==> flow/design.v <==
`timescale 1ns / 1ps
module srl_oneshot(
		input clk250_i,
		input rst_i,
		input trig_i,
		output scal_o
    );
	parameter ONESHOT_LENGTH = 16;
	reg flag;
	reg [15:0] delay_line;
	always @(posedge clk250_i) begin
		if (rst_i) begin
			flag <= 0;
			delay_line <= {16{1'b0}};
		end else begin
			if (trig_i) flag <= 1;
			else if (delay_line[ONESHOT_LENGTH-1]) flag <= 0;
			delay_line <= {delay_line[14:0],trig_i};
		end
	end
	assign scal_o = flag;
endmodule
`timescale 1ns / 1ps
module srl_oneshot_with_ref(
		input clk250_i,
		input rst_i,
		input pulse_i,
		input trig_i,
		output mon_scal_o,
		output scal_o
    );
	parameter ONESHOT_LENGTH = 16;
	reg [1:0] mon_flag_reg;
	reg mon_flag;
	reg flag;
	reg [15:0] delay_line;
	reg [15:0] mon_delay_line;
	always @(posedge clk250_i) begin
		if (rst_i) begin
			mon_flag_reg <= 2'b00;
			mon_flag <= 0;
			mon_delay_line <= {16{1'b0}};
			flag <= 0;
			delay_line <= {16{1'b0}};
		end else begin
			mon_flag_reg <= {mon_flag_reg[0],flag & pulse_i};
			if (mon_flag_reg[0] && !mon_flag_reg[1]) mon_flag <= 1;
			else if (mon_delay_line[ONESHOT_LENGTH-1]) mon_flag <= 0;
			mon_delay_line <= {mon_delay_line[14:0],mon_flag_reg[0] && !mon_flag_reg[1]};
			if (trig_i) flag <= 1;
			else if (delay_line[ONESHOT_LENGTH-1]) flag <= 0;
			delay_line <= {delay_line[14:0],trig_i};
		end
	end
	assign scal_o = flag;
	assign mon_scal_o = mon_flag;
endmodule
`timescale 1ns / 1ps
module ANITA3_trigger_holdoff(
		input clk250_i,
		input rst_i,
		input trig_i,
		output holdoff_o
    );
	reg holdoff_div_2;
	reg [3:0] holdoff_counter;
	wire [4:0] holdoff_counter_plus_one = holdoff_counter + 1;
	reg trigger_holdoff;
	reg clear_holdoff;
	always @(posedge clk250_i) begin
		if (rst_i) begin
			trigger_holdoff <= 0;
			holdoff_div_2 <= 0;
			holdoff_counter <= {4{1'b0}};
			clear_holdoff <= 0;
		end else begin
			if (clear_holdoff) trigger_holdoff <= 0;
			else if (trig_i) trigger_holdoff <= 1;
			if (!trigger_holdoff) holdoff_div_2 <= 0;
			else holdoff_div_2 <= ~holdoff_div_2;
			if (!trigger_holdoff) holdoff_counter <= {4{1'b0}};
			else if (holdoff_div_2) holdoff_counter <= holdoff_counter_plus_one;
			clear_holdoff <= holdoff_counter_plus_one[4];
		end
	end
	assign holdoff_o = trigger_holdoff;
endmodule
`timescale 1ns / 1ps
module ANITA3_simple_trigger_map(
		clk250_i,
		rst_i,
		L1_i,
		mask_i,
		V_pol_phi_o,
		H_pol_phi_o
    );
	parameter NUM_SURFS = 12;
	parameter NUM_TRIG = 4;
	parameter NUM_PHI = 16;
	input clk250_i;
	input rst_i;
	input [NUM_SURFS*NUM_TRIG-1:0] L1_i;
	input [2*NUM_PHI-1:0] mask_i;
	output [NUM_PHI-1:0] V_pol_phi_o;
	output [NUM_PHI-1:0] H_pol_phi_o;
	wire [NUM_PHI-1:0] V_pol_phi_in;
	wire [NUM_PHI-1:0] H_pol_phi_in;
	wire [NUM_TRIG-1:0] SURF_L1[NUM_SURFS-1:0];
	generate
		genvar s;
		for (s=0;s<NUM_SURFS;s=s+1) begin : SL
			assign SURF_L1[s] = L1_i[4*s +: 4];
		end
	endgenerate
	wire [NUM_PHI-1:0] V_pol_mask = mask_i[0 +: NUM_PHI];
	wire [NUM_PHI-1:0] H_pol_mask = mask_i[NUM_PHI +: NUM_PHI];
	reg [NUM_PHI-1:0] V_pol_phi_reg;
	reg [NUM_PHI-1:0] H_pol_phi_reg;
	reg [NUM_PHI-1:0] V_pol_phi_pipe;
	reg [NUM_PHI-1:0] H_pol_phi_pipe;
	assign V_pol_phi_in[0] = SURF_L1[2][0];
	assign V_pol_phi_in[4] = SURF_L1[2][1];
	assign H_pol_phi_in[0] = SURF_L1[2][2];
	assign H_pol_phi_in[4] = SURF_L1[2][3];
	assign V_pol_phi_in[2] = SURF_L1[3][0];
	assign V_pol_phi_in[6] = SURF_L1[3][1];
	assign H_pol_phi_in[2] = SURF_L1[3][2];
	assign H_pol_phi_in[6] = SURF_L1[3][3];
	assign V_pol_phi_in[1] = SURF_L1[4][0];
	assign V_pol_phi_in[5] = SURF_L1[4][1];
	assign H_pol_phi_in[1] = SURF_L1[4][2];
	assign H_pol_phi_in[5] = SURF_L1[4][3];
	assign V_pol_phi_in[3] = SURF_L1[5][0];
	assign V_pol_phi_in[7] = SURF_L1[5][1];
	assign H_pol_phi_in[3] = SURF_L1[5][2];
	assign H_pol_phi_in[7] = SURF_L1[5][3];
	assign V_pol_phi_in[15] = SURF_L1[6][0];
	assign V_pol_phi_in[11] = SURF_L1[6][1];
	assign H_pol_phi_in[15] = SURF_L1[6][2];
	assign H_pol_phi_in[11] = SURF_L1[6][3];
	assign V_pol_phi_in[13] = SURF_L1[7][0];
	assign V_pol_phi_in[9] = SURF_L1[7][1];
	assign H_pol_phi_in[13] = SURF_L1[7][2];
	assign H_pol_phi_in[9] = SURF_L1[7][3];
	assign V_pol_phi_in[14] = SURF_L1[8][0];
	assign V_pol_phi_in[10] = SURF_L1[8][1];
	assign H_pol_phi_in[14] = SURF_L1[8][2];
	assign H_pol_phi_in[10] = SURF_L1[8][3];
	assign V_pol_phi_in[12] = SURF_L1[9][0];
	assign V_pol_phi_in[8] = SURF_L1[9][1];
	assign H_pol_phi_in[12] = SURF_L1[9][2];
	assign H_pol_phi_in[8] = SURF_L1[9][3];
	generate
		genvar j;
		for (j=0;j<NUM_PHI;j=j+1) begin : PHI
			always @(posedge clk250_i) begin : IFF
				if (rst_i) V_pol_phi_reg[j] <= 0;
				else if (V_pol_mask[j]) V_pol_phi_reg[j] <= 0;
				else V_pol_phi_reg[j] <= V_pol_phi_in[j];
				if (rst_i) H_pol_phi_reg[j] <= 0;
				else if (H_pol_mask[j]) H_pol_phi_reg[j] <= 0;
				else H_pol_phi_reg[j] <= H_pol_phi_in[j];
			end
		end
	endgenerate
	always @(posedge clk250_i) begin
		if (rst_i) begin
			V_pol_phi_pipe <= {NUM_PHI{1'b0}};
			H_pol_phi_pipe <= {NUM_PHI{1'b0}};
		end else begin
			V_pol_phi_pipe <= V_pol_phi_reg;
			H_pol_phi_pipe <= H_pol_phi_reg;
		end
	end
	assign V_pol_phi_o = V_pol_phi_pipe;
	assign H_pol_phi_o = H_pol_phi_pipe;
endmodule
`timescale 1ns / 1ps
module ANITA3_simple_trigger( clk250_i,
										rst_i,
										L1_i,
										trig_o,
										scal_o,
										scal_L1_o,
										disable_i,
										refpulse_i,
										mon_scal_o,
										ant_mask_i,
										phi_mask_i,
										phi_o,
										count_o
										);
   parameter NUM_SURFS = 12;
   parameter NUM_TRIG = 4;
   parameter NUM_HOLD = 4;   
	parameter NUM_PHI = 16;
   input clk250_i;
	input rst_i;
   input [NUM_SURFS*NUM_TRIG-1:0] L1_i;
	input [2*NUM_PHI-1:0] ant_mask_i;
	input [2*NUM_PHI-1:0] phi_mask_i;
   output 			  trig_o;
	output [2*NUM_PHI-1:0] phi_o;
	output [2*NUM_PHI-1:0] scal_o;
	output [2*NUM_PHI-1:0] scal_L1_o;
	input refpulse_i;
	output [2*NUM_PHI-1:0] mon_scal_o;
	output [7:0] count_o;
	input disable_i;
	wire [NUM_PHI-1:0] V_pol_phi;
	wire [NUM_PHI-1:0] H_pol_phi;
	ANITA3_simple_trigger_map u_map(.clk250_i(clk250_i),
											  .rst_i(rst_i),
											  .mask_i(ant_mask_i),
											  .L1_i(L1_i),
											  .V_pol_phi_o(V_pol_phi),
											  .H_pol_phi_o(H_pol_phi));
	reg [NUM_PHI-1:0] V_pol_trig;
	reg [NUM_PHI-1:0] H_pol_trig;
	reg [NUM_PHI-1:0] V_pol_phi_del;
	reg [NUM_PHI-1:0] H_pol_phi_del;
	reg [NUM_PHI-1:0] V_pol_hold;
	reg [NUM_PHI-1:0] H_pol_hold;
	reg [NUM_PHI-1:0] V_pol_pat;
	reg [NUM_PHI-1:0] H_pol_pat;	
	reg H_rf_trigger;
	reg V_rf_trigger;
	reg rf_trigger;
	reg [1:0] raw_rf_trigger;
	wire trigger_holdoff;
	reg [7:0] raw_rf_count;
	reg rf_count_flag;
	reg [7:0] rf_count;	
	reg trig_disable;
	generate
		genvar i;
		for (i=0;i<NUM_PHI;i=i+1) begin : RF_TRIG
			srl_oneshot l1v_scaler(.clk250_i(clk250_i),.rst_i(rst_i),.trig_i(V_pol_phi[i]), 
													.scal_o(scal_L1_o[i]));
			srl_oneshot l1h_scaler(.clk250_i(clk250_i),.rst_i(rst_i),.trig_i(H_pol_phi[i]), 
													.scal_o(scal_L1_o[NUM_PHI+i]));
			srl_oneshot_with_ref v_scaler(.clk250_i(clk250_i),.rst_i(rst_i),.trig_i(V_pol_trig[i]),.pulse_i(refpulse_i), 
													.scal_o(scal_o[i]), .mon_scal_o(mon_scal_o[i]));
			srl_oneshot_with_ref h_scaler(.clk250_i(clk250_i),.rst_i(rst_i),.trig_i(H_pol_trig[i]),.pulse_i(refpulse_i), 
													.scal_o(scal_o[NUM_PHI+i]), .mon_scal_o(mon_scal_o[NUM_PHI+i]));
			always @(posedge clk250_i) begin
				if (rst_i) begin
					V_pol_trig[i] <= 1'b0;
					H_pol_trig[i] <= 1'b0;
				end else begin
				V_pol_trig[i] <= ((V_pol_phi[i]) && (V_pol_phi[(i+1)%NUM_PHI])) && !phi_mask_i[i];  
				H_pol_trig[i] <= ((H_pol_phi[i]) && (H_pol_phi[(i+1)%NUM_PHI])) && !phi_mask_i[NUM_PHI+i];	
				end
				end
		end
	endgenerate
	always @(posedge clk250_i) begin
		if (rst_i) begin
			trig_disable <= 0;
			V_pol_phi_del <= {NUM_PHI{1'b0}};
			H_pol_phi_del <= {NUM_PHI{1'b0}};
			H_pol_hold <= {NUM_PHI{1'b0}};
			V_pol_hold <= {NUM_PHI{1'b0}};
			H_pol_pat <= {NUM_PHI{1'b0}};
			V_pol_pat <= {NUM_PHI{1'b0}};
			H_rf_trigger <= 0;
			V_rf_trigger <= 0;
			rf_trigger <= 0;
			raw_rf_trigger <= {2{1'b0}};
			rf_count_flag <= 0;
			raw_rf_count <= {8{1'b0}};
			rf_count <= {8{1'b0}};
		end else begin
		trig_disable <= disable_i;
		V_pol_phi_del <= V_pol_phi;
		H_pol_phi_del <= H_pol_phi;
		H_pol_hold <= H_pol_phi_del;
		V_pol_hold <= V_pol_phi_del;
		if ((H_rf_trigger || V_rf_trigger) && !trigger_holdoff) H_pol_pat <= H_pol_hold;
		if ((H_rf_trigger || V_rf_trigger) && !trigger_holdoff) V_pol_pat <= V_pol_hold;		
		H_rf_trigger <= |H_pol_trig;
		V_rf_trigger <= |V_pol_trig;
		rf_trigger <= (H_rf_trigger | V_rf_trigger) && !trigger_holdoff && !trig_disable;
		raw_rf_trigger <= {raw_rf_trigger[0],(H_rf_trigger | V_rf_trigger)};
		rf_count_flag <= (raw_rf_trigger[0] && !raw_rf_trigger[1]);
		if (rf_count_flag) raw_rf_count <= raw_rf_count + 1;
		if (rf_count_flag && trigger_holdoff) rf_count <= raw_rf_count;
			end
	end
	ANITA3_trigger_holdoff u_rf_holdoff(.clk250_i(clk250_i),
													.rst_i(rst_i),
													.trig_i(V_rf_trigger | H_rf_trigger),
													.holdoff_o(trigger_holdoff));
	assign trig_o = rf_trigger;
	assign phi_o = {H_pol_pat,V_pol_pat};
	assign count_o = rf_count;
endmodule
# Tool chain data of ANITA3_simple_trigger
# Each step is given for the RTL above and for the edited RTL.
# "before" refers to lines of the RTL above, "after" to lines of the edited file.
# "change" is "after" less "before", of the values as shown.
# Operators carry their Yosys type and port widths (W data, S select, Z words).
# Cell names lack the library's common part.
# Not given: -
[inputs]
design = "ANITA3_simple_trigger"
clock_port = "clk250_i"
library = "sky130hd"
pvt_corner = "tt_025C_1v80"

# The edit
# The edit as a unified diff against the file above.
# A script made this edit. It changes what the design does and was not meant as an optimisation.
# begin of diff
@@ -166,11 +166,10 @@
 	always @(posedge clk250_i) begin
 		if (rst_i) begin
-			V_pol_phi_pipe <= {NUM_PHI{1'b0}};
 			H_pol_phi_pipe <= {NUM_PHI{1'b0}};
 		end else begin
-			V_pol_phi_pipe <= V_pol_phi_reg;
 			H_pol_phi_pipe <= H_pol_phi_reg;
 		end
 	end
+	always @(*) V_pol_phi_pipe = V_pol_phi_reg;
 	assign V_pol_phi_o = V_pol_phi_pipe;
 	assign H_pol_phi_o = H_pol_phi_pipe;
# end of diff

# Word level
# Counts by Yosys on the flattened word-level netlist (proc, flatten, opt, wreduce; memories kept). Register bits leave out memories and registers merged into their read ports (data or address). Print and check cells are left out. Cells with the same type and inputs are merged into one.
[bits]
columns = ["element", "before", "after", "change"]
rows = [
  ["in_bits", 116, 116, 0],
  ["wordCells", 838, 837, -1],
  ["reg_bits", 1918, 1902, -16],
  ["out_inout_bits", 137, 137, 0],
]
[classes]
columns = ["element", "before", "after", "change"]
rows = [
  ["reduce_logical", 301, 301, 0],
  ["muxes", 192, 192, 0],
  ["addsub", 2, 2, 0],
  ["logic", 35, 35, 0],
]
# Operator kinds equal on both sides are left out: 12.

# Longest topological paths
# Depth = most cells in a row (Yosys ltp): at word level without a register or memory, in the mapped netlist without a sequential cell, where the memories' decode and read muxes count.
[depth]
columns = ["element", "before", "after", "change"]
rows = [
  ["word_depth", 3, 3, 0],
  ["abc_area", "0", "0", "-"],
  ["mapped_depth", 5, 5, 0],
  ["ltp_nobuf", 4, 4, 0],
]

# Netlist
# Yosys stat after the flow's synthesis: flattened, memories mapped to cells. It holds for the ABC_AREA given above (unset counts as 0); a run with the other value may have another netlist.
[synth_totals]
columns = ["element", "before", "after", "change"]
rows = [
  ["mapped_area_um2", 52421.5, 51738.4, -683.1],
  ["stdcells", 4322, 4289, -33],
  ["flip_flops", 1854, 1838, -16],
]
[types]
columns = ["cell_type", "before", "after", "change"]
rows = [
  ["and2b_1", 504, 352, -152],
  ["nor2b_1", 1100, 1236, 136],
  ["clkbuf_1", 144, 165, 21],
  ["dfxtp_1", 1854, 1838, -16],
  ["buf_2", 34, 23, -11],
  ["buf_4", 109, 100, -9],
  ["buf_6", 13, 10, -3],
  ["clkbuf_2", 1, 2, 1],
  ["or2_2", 1, 0, -1],
  ["or2_1", 0, 1, 1],
]
# Cell types equal on both sides are left out: 22.
# By module: a second synthesis without flattening, with its own total; a netlist apart from the flattened one above.
[hier_totals]
columns = ["element", "before", "after", "change"]
rows = [
  ["cells_unflattened", 4338, 4304, -34],
  ["hier_area_um2", 53975.5, 53472.5, -503.0],
]
# Rows give one instance, submodules left out.
[by_module_before]
columns = ["mod", "mod_area_um2", "instances", "cells"]
rows = [
  ["srl_oneshot_with_ref", 999.7, 32, 80],
  ["srl_oneshot", 473.0, 32, 37],
  ["ANITA3_simple_trigger", 4633.2, 1, 434],
  ["ANITA3_simple_trigger_map", 1948.1, 1, 135],
  ["ANITA3_trigger_holdoff", 269.0, 1, 25],
]
[by_module_after]
columns = ["mod", "mod_area_um2", "instances", "cells"]
rows = [
  ["srl_oneshot_with_ref", 999.7, 32, 80],
  ["srl_oneshot", 473.0, 32, 37],
  ["ANITA3_simple_trigger", 4633.2, 1, 434],
  ["ANITA3_simple_trigger_map", 1445.1, 1, 101],
  ["ANITA3_trigger_holdoff", 269.0, 1, 25],
]

# Path before layout
# Path of least setup slack by OpenSTA after synthesis, without wires, with an ideal clock, recovery checks aside; 20% of the period is set as input and as output delay. Where synthesis merged equal registers, the netlist keeps one of their names.
[synth_path]
columns = ["element", "before", "after", "change"]
rows = [
  ["path_type", "input -> register", "input -> register", "-"],
  ["startpoint", "input port rst_i", "input port rst_i", "-"],
  ["endpoint", "register RF_TRIG[2].l1h_scaler.delay_line[10]", "register RF_TRIG[0].h_scaler.delay_line[10]", "-"],
  ["period_ns", 4.0, 4.0, 0.0],
  ["required_time_ns", 3.886, 3.886, 0.000],
  ["setup_ns", 0.114, 0.114, 0.000],
  ["delay_ns", 0.795, 0.960, 0.165],
  ["arrival_ns", 1.481, 1.646, 0.165],
  ["slack_ns", 2.405, 2.240, -0.165],
  ["in_delay_ns", 0.800, 0.800, 0.000],
  ["launch_ns", 0.800, 0.800, 0.000],
  ["driving_pins", 3, 5, 2],
  ["period_less_setup_slack_ns", 1.595, 1.76, 0.165],
]
# "delay_ns" = arrival - input delay + setup time.
# "driving_pins": output pins that drive a net of the path, with the launching flip-flop's if there is one; two outputs of one cell count as two.
# "period_less_setup_slack_ns" is the clock period less the worst setup slack; recovery checks do not enter. This is arithmetic on one report: input and output delays are still those of the set period (20% each).
[synth_via_before]
cell_sequence = "clkbuf_1 > clkbuf_1 > and2b_1"
elab_chain_len = 0
cone_cells = 0
[synth_rtl_before]
columns = ["element", "line", "rtl"]
rows = [
  ["from (decl)", 198, "input rst_i;"],
  ["to (assign)", 14, "delay_line <= {16{1'b0}};"],
  ["to (assign)", 18, "delay_line <= {delay_line[14:0],trig_i};"],
  ["to (decl)", 10, "reg [15:0] delay_line;"],
]
[synth_via_after]
cell_sequence = "buf_4 > buf_6 > buf_4 > clkbuf_1 > and2b_1"
elab_chain_len = 0
cone_cells = 0
[synth_rtl_after]
columns = ["element", "line", "rtl"]
rows = [
  ["from (decl)", 197, "input rst_i;"],
  ["to (assign)", 44, "delay_line <= {16{1'b0}};"],
  ["to (assign)", 52, "delay_line <= {delay_line[14:0],trig_i};"],
  ["to (decl)", 36, "reg [15:0] delay_line;"],
]

# Path in the finished layout
# Path of least setup slack in the final report of the runs of pair A (OpenROAD, finished layout, wires in). Where an end is a register, its clock arrival counts in the times.
[layout_path]
columns = ["element", "before", "after", "change"]
rows = [
  ["path_type", "register -> output", "register -> output", "-"],
  ["startpoint", "register RF_TRIG[0].v_scaler.flag", "register RF_TRIG[7].h_scaler.flag", "-"],
  ["endpoint", "output port scal_o[0]", "output port scal_o[23]", "-"],
  ["required_time_ns", 2.14, 2.14, 0.00],
  ["driving_pins", 2, 2, 0],
  ["arrival_ns", 1.91, 1.85, -0.06],
  ["launch_ns", 0.78, 0.76, -0.02],
  ["out_delay_ns", 0.54, 0.54, 0.00],
  ["slack_ns", 0.24, 0.29, 0.05],
  ["period_ns", 2.68, 2.68, 0.00],
]
# A register here has more assigning lines than the two given.
[layout_via_before]
cell_sequence = "dfxtp_1 > clkdlybuf4s50_1"
elab_chain_len = 0
cone_cells = 0
[layout_rtl_before]
columns = ["element", "line", "rtl"]
rows = [
  ["from (decl)", 35, "reg flag;"],
  ["from (assign)", 43, "flag <= 0;"],
  ["from (assign)", 50, "if (trig_i) flag <= 1;"],
  ["to (decl)", 204, "output [2*NUM_PHI-1:0] scal_o;"],
]
[layout_via_after]
cell_sequence = "dfxtp_1 > clkdlybuf4s50_1"
elab_chain_len = 0
cone_cells = 0
[layout_rtl_after]
columns = ["element", "line", "rtl"]
rows = [
  ["from (decl)", 35, "reg flag;"],
  ["from (assign)", 43, "flag <= 0;"],
  ["from (assign)", 50, "if (trig_i) flag <= 1;"],
  ["to (decl)", 203, "output [2*NUM_PHI-1:0] scal_o;"],
]

# Measured runs
# Runs of the flow (Yosys, OpenROAD) on both versions; the two runs of a pair have the same settings. The constraints put input and output delay at 20% of the set period each and load the outputs with 0.01 pF.
[flow_settings_pair_A]
CORE_UTILIZATION = 40
period_ns = 2.68
CAP_MARGIN = 20
CORE_MARGIN = 2
SLEW_MARGIN = 20
[results_pair_A]
columns = ["element", "before", "after", "change"]
rows = [
  ["die_footprint_um2", 133967.0, 132238.0, -1729.0],
  ["clock_period_reached_ns", 2.444, 2.386, -0.058],
  ["yosys_chip_area_um2", 52421.5, 51738.4, -683.1],
  ["setup_ws_ns", 0.236, 0.294, 0.058],
  ["power_w", 0.055023, 0.052982, -0.002041],
  ["ws_hold_ns", 0.100, 0.242, 0.142],
  ["final_util_frac", 0.479, 0.478, -0.001],
]
[flow_settings_pair_B]
ABC_AREA = 1
CELL_PAD_IN_SITES_DETAIL_PLACEMENT = 0
CORE_ASPECT_RATIO = 1.4
CORE_MARGIN = 9
CORE_UTILIZATION = 29
CTS_CLUSTER_DIAMETER = 304
CTS_CLUSTER_SIZE = 33
MAX_ROUTING_LAYER = "met4"
MIN_ROUTING_LAYER = "met2"
PLACE_DENSITY_LB_ADDON = 0.17
period_ns = 2.5
CAP_MARGIN = 20
SLEW_MARGIN = 20
[results_pair_B]
columns = ["element", "before", "after", "change"]
rows = [
  ["die_footprint_um2", 203449.0, 201725.0, -1724.0],
  ["clock_period_reached_ns", 2.350, 2.283, -0.067],
  ["yosys_chip_area_um2", 54323.4, 53844.1, -479.3],
  ["setup_ws_ns", 0.150, 0.217, 0.067],
  ["power_w", 0.0446, 0.043626, -0.000974],
  ["ws_hold_ns", 0.151, 0.182, 0.031],
  ["final_util_frac", 0.321, 0.32, -0.001],
]
# "clock_period_reached_ns" means the clock period less the worst setup slack. The figure is calculated, with input and output delays left at 20% of the set period.
# "power_w" rests on the timing tool's default activity at the inputs, not on a simulated workload.
